==> flow/design.v <==
`timescale 1ns / 1ps
module complex_multiplier#(parameter INPUT_DATA_WIDTH = 16)
    (
        input  wire                                    i_clk,
        input  wire                                    i_rst,
        input  wire signed [INPUT_DATA_WIDTH-1:0]      i_real_h,
        input  wire signed [INPUT_DATA_WIDTH-1:0]      i_imag_h,
        input  wire signed [INPUT_DATA_WIDTH-1:0]      i_real_y,
        input  wire signed [INPUT_DATA_WIDTH-1:0]      i_imag_y,
        output reg  signed [INPUT_DATA_WIDTH*2:0]      o_real,
        output reg  signed [INPUT_DATA_WIDTH*2:0]      o_imag
    );
    reg signed [INPUT_DATA_WIDTH*2-1:0] ac;
    reg signed [INPUT_DATA_WIDTH*2-1:0] ad;
    reg signed [INPUT_DATA_WIDTH*2-1:0] cb;
    reg signed [INPUT_DATA_WIDTH*2-1:0] bd;
    always@(posedge i_clk) begin
        if(i_rst)begin
            o_real <= 0;
            o_imag <= 0;
            ac     <= 0;
            ad     <= 0;
            cb     <= 0;
            bd     <= 0;
        end         
        else begin
            ac <= i_real_h * i_real_y;
            ad <= i_real_h * i_imag_y;
            cb <= i_real_y * i_imag_h;
            bd <= i_imag_h * i_imag_y;
            o_real <= ac - bd;
            o_imag <= ad + cb;
        end
    end
endmodule
From RTL to reports: complex_multiplier
What the tools print for complex_multiplier, step after step.
Lines are those of the file above, counted from 1.
Library cell names are shortened.
A cell with - has no value.

inputs
  design top = complex_multiplier
  clock port = i_clk
  library = sky130hd
  corner = tt_025C_1v80

Elaborated design
Counts by Yosys on the flattened word-level netlist (proc, flatten, opt, wreduce; memories kept). Register bits leave out memories and registers merged into their read ports (data or address); mux counts leave out enables and synchronous resets folded into registers. Print and check cells are left out. Cells with the same type and inputs are merged into one.

word-level totals
  register bits after elaboration = 194
  output and inout bits = 66
  cells after elaboration = 12

operators by class
  $add $sub $neg = 2
  $mul = 4

operator list
  operator                                        number
  16-bit by 16-bit multiplier with 32-bit output  4
  32-bit by 32-bit adder with 33-bit output       1
  32-bit by 32-bit subtractor with 33-bit output  1

Depth
Depth = most cells in a row (Yosys ltp): at word level without a register or memory, in the mapped netlist without a sequential cell, where the memories' decode and read muxes count.

depth
  word-level depth = 1
  ABC_AREA = 0
  depth in mapped cells = 25
  gate-level depth less buffers = 24

After synthesis
Yosys stat after the flow's synthesis: flattened, memories mapped to cells. It holds for the ABC_AREA given above (unset counts as 0); a run with the other value may have another netlist.

mapped netlist
  mapped area = 47160.2 µm²
  buffer cells = 218
  standard cells after synthesis = 5189
  flip-flops = 194

cell types
  type      number
  fa_1      1050
  ha_1      392
  inv_1     1204
  dfxtp_1   194
  and2_1    514
  nand2_1   531
  nor2_1    244
  xnor2_1   104
  clkbuf_1  214
  a21oi_1   114
  xor2_1    56
  a21o_1    64
  o21ai_0   76
  o21a_1    35
  nor2b_1   40
  nor3_1    50
  nand2b_1  31
  a211oi_1  25

Not listed: further types 55, cells in them 251.

Path before layout
OpenSTA on the mapped netlist: ideal clock, no wires. The path of least setup slack (recovery checks aside). Input and output delay are each 20% of the period. Register names are those of the netlist, which keeps one name where synthesis merged equal registers.

path after synthesis
  kind = input port to flip-flop
  start = input port i_real_h[15]
  end = register ad[30]
  period = 10.0 ns
  input delay = 2.000 ns
  arrival time = 7.827 ns
  path delay = 5.948 ns
  stages on the path = 21
  setup slack = 2.053 ns
  required time = 9.879 ns
  buffers on the path = 1
  setup time = 0.121 ns
  synthesis period reached = 7.947 ns

"path delay" = arrival - input delay + setup time.
"stages on the path" counts driving pins, that of a launching flip-flop among them; a cell with two outputs on the path counts twice.
"synthesis period reached" is the clock period less the worst setup slack; recovery checks do not enter. This is arithmetic on one report: input and output delays are still those of the set period (20% each).
Between the ends stands the longest chain of elaborated cells between them, by number of cells; it is not shown to be the way that was timed. Of several equally long chains one is given.
A line is the first line of the expression or statement that the cell stems from. Yosys adds cells for indexed reads and writes and turns some case tables into memories.

on the way, after synthesis
  path through = clkbuf_1 -> nand2_1 -> inv_1 -> fa_1 -> fa_1 -> fa_1 -> fa_1 -> fa_1 -> inv_1 -> fa_1 -> inv_1 -> ha_1 -> a21o_1 -> a21o_1 -> a21o_1 -> a221o_1 -> a311o_1 -> a21oi_1 -> nor2_1 -> o41ai_1 -> mux2_2
  length of the longest elaborated chain = 1
  elaborated cells between the ends (all ways) = 1
  classes of those cells = mul: 1

RTL lines, path after synthesis
  item                                            RTL line  source
  start: declaration                              6         input  wire signed [INPUT_DATA_WIDTH-1:0]      i_real_h,
  16-bit by 16-bit multiplier with 32-bit output  28        ad <= i_real_h * i_imag_y;
  end: assignment                                 22        ad     <= 0;
  end: assignment                                 28
  end: declaration                                14        reg signed [INPUT_DATA_WIDTH*2-1:0] ad;

Timing after layout
Path of least setup slack in the final report of run 1 (OpenROAD, finished layout, wires in). Where an end is a register, its clock arrival counts in the times.

path after layout
  kind = input port to flip-flop
  start = input port i_real_y[8]
  end = register ac[31]
  required time = 6.22 ns
  stages on the path = 25
  input delay = 1.16 ns
  period = 5.8 ns
  setup time = 0.11 ns
  setup slack = -1.34 ns
  arrival time = 7.55 ns
  buffers on the path = 3

Between the ends stands the longest chain of elaborated cells between them, by number of cells; it is not shown to be the way that was timed. Of several equally long chains one is given.

on the way, after layout
  path through = buf_6 -> buf_12 -> buf_12 -> nand2_1 -> fa_1 -> inv_1 -> fa_1 -> inv_2 -> fa_1 -> inv_1 -> fa_1 -> fa_1 -> inv_2 -> fa_1 -> inv_2 -> ha_4 -> o21a_1 -> o21a_1 -> o21ai_2 -> a211o_1 -> o221ai_4 -> a41o_1 -> o31a_1 -> mux2i_1 -> nand2_1
  length of the longest elaborated chain = 1
  elaborated cells between the ends (all ways) = 1
  classes of those cells = mul: 1

RTL lines, path after layout
  item                                            RTL line  source
  start: declaration                              8         input  wire signed [INPUT_DATA_WIDTH-1:0]      i_real_y,
  16-bit by 16-bit multiplier with 32-bit output  27        ac <= i_real_h * i_real_y;
  end: assignment                                 21        ac     <= 0;
  end: assignment                                 27
  end: declaration                                13        reg signed [INPUT_DATA_WIDTH*2-1:0] ac;

Hand-over note for complex_multiplier

Record of 3 stored runs of the RTL-to-layout flow on complex_multiplier, platform sky130hd. The runs are unordered. Constraints: input delay and output delay 20% of the set period each, output load 0.01 pF.
"achieved clock period (ns)": clock period set for the run, less the worst setup slack. It is reckoned from that one timing run; input and output delays stay at 20% of the period that was set.
By "worst setup path time (ns)" is meant the share of the clock period that the worst setup path is allowed (20% is reserved at inputs, 20% at outputs), minus its slack. Clock arrival times at its registers enter into it.

settings of run 1
{
  "CELL_PAD_IN_SITES_GLOBAL_PLACEMENT": 1,
  "CORE_MARGIN": 8,
  "CORE_UTILIZATION": 65,
  "CTS_CLUSTER_SIZE": 54,
  "SETUP_SLACK_MARGIN": 0.67,
  "SLEW_MARGIN": 5,
  "period_ns": 5.8,
  "CAP_MARGIN": 20
}
report of run 1
yosys chip area after synthesis (um^2): 47160.2
finish__design__die__area: 81430.3
finish__design__instance__utilization: 0.8941
finish__timing__setup__ws: -1.335
finish__timing__setup__tns: -56.425
finish__timing__hold__ws: 0.596
achieved clock period (ns): 7.135
worst setup path time (ns): 5.98
worst setup path kind: input port to flip-flop

settings of run 2
{
  "ABC_AREA": 1,
  "CELL_PAD_IN_SITES_DETAIL_PLACEMENT": 0,
  "CELL_PAD_IN_SITES_GLOBAL_PLACEMENT": 0,
  "CORE_ASPECT_RATIO": 1.03,
  "CORE_MARGIN": 8,
  "CORE_UTILIZATION": 15,
  "CTS_CLUSTER_DIAMETER": 153,
  "CTS_CLUSTER_SIZE": 54,
  "GPL_ROUTABILITY_DRIVEN": 1,
  "GPL_TIMING_DRIVEN": 0,
  "HOLD_SLACK_MARGIN": 0.03,
  "MIN_ROUTING_LAYER": "met2",
  "PLACE_DENSITY_LB_ADDON": 0.11,
  "SETUP_SLACK_MARGIN": 0.67,
  "SLEW_MARGIN": 10,
  "TNS_END_PERCENT": 75,
  "period_ns": 8.57,
  "CAP_MARGIN": 20
}
report of run 2
yosys chip area after synthesis (um^2): 52351.5
finish__design__die__area: 368173.0
finish__design__instance__utilization: 0.1774
finish__timing__setup__ws: 0.786
finish__timing__setup__tns: 0.000
finish__timing__hold__ws: 0.593
achieved clock period (ns): 7.784
worst setup path time (ns): 6.07
worst setup path kind: input port to flip-flop

settings of run 3
{
  "ABC_AREA": 1,
  "CELL_PAD_IN_SITES_DETAIL_PLACEMENT": 0,
  "CELL_PAD_IN_SITES_GLOBAL_PLACEMENT": 0,
  "CORE_ASPECT_RATIO": 1.03,
  "CORE_MARGIN": 8,
  "CORE_UTILIZATION": 15,
  "CTS_CLUSTER_DIAMETER": 78,
  "CTS_CLUSTER_SIZE": 54,
  "GPL_ROUTABILITY_DRIVEN": 1,
  "GPL_TIMING_DRIVEN": 1,
  "HOLD_SLACK_MARGIN": 0.03,
  "MIN_ROUTING_LAYER": "met2",
  "PLACE_DENSITY_LB_ADDON": 0.11,
  "SETUP_SLACK_MARGIN": 0.67,
  "SLEW_MARGIN": 10,
  "TNS_END_PERCENT": 75,
  "period_ns": 8.57,
  "CAP_MARGIN": 20
}
report of run 3
yosys chip area after synthesis (um^2): 52351.5
finish__design__die__area: 368173.0
finish__design__instance__utilization: 0.1748
finish__timing__setup__ws: 0.959
finish__timing__setup__tns: 0.000
finish__timing__hold__ws: 0.623
achieved clock period (ns): 7.611
worst setup path time (ns): 5.90
worst setup path kind: input port to flip-flop

End of note.
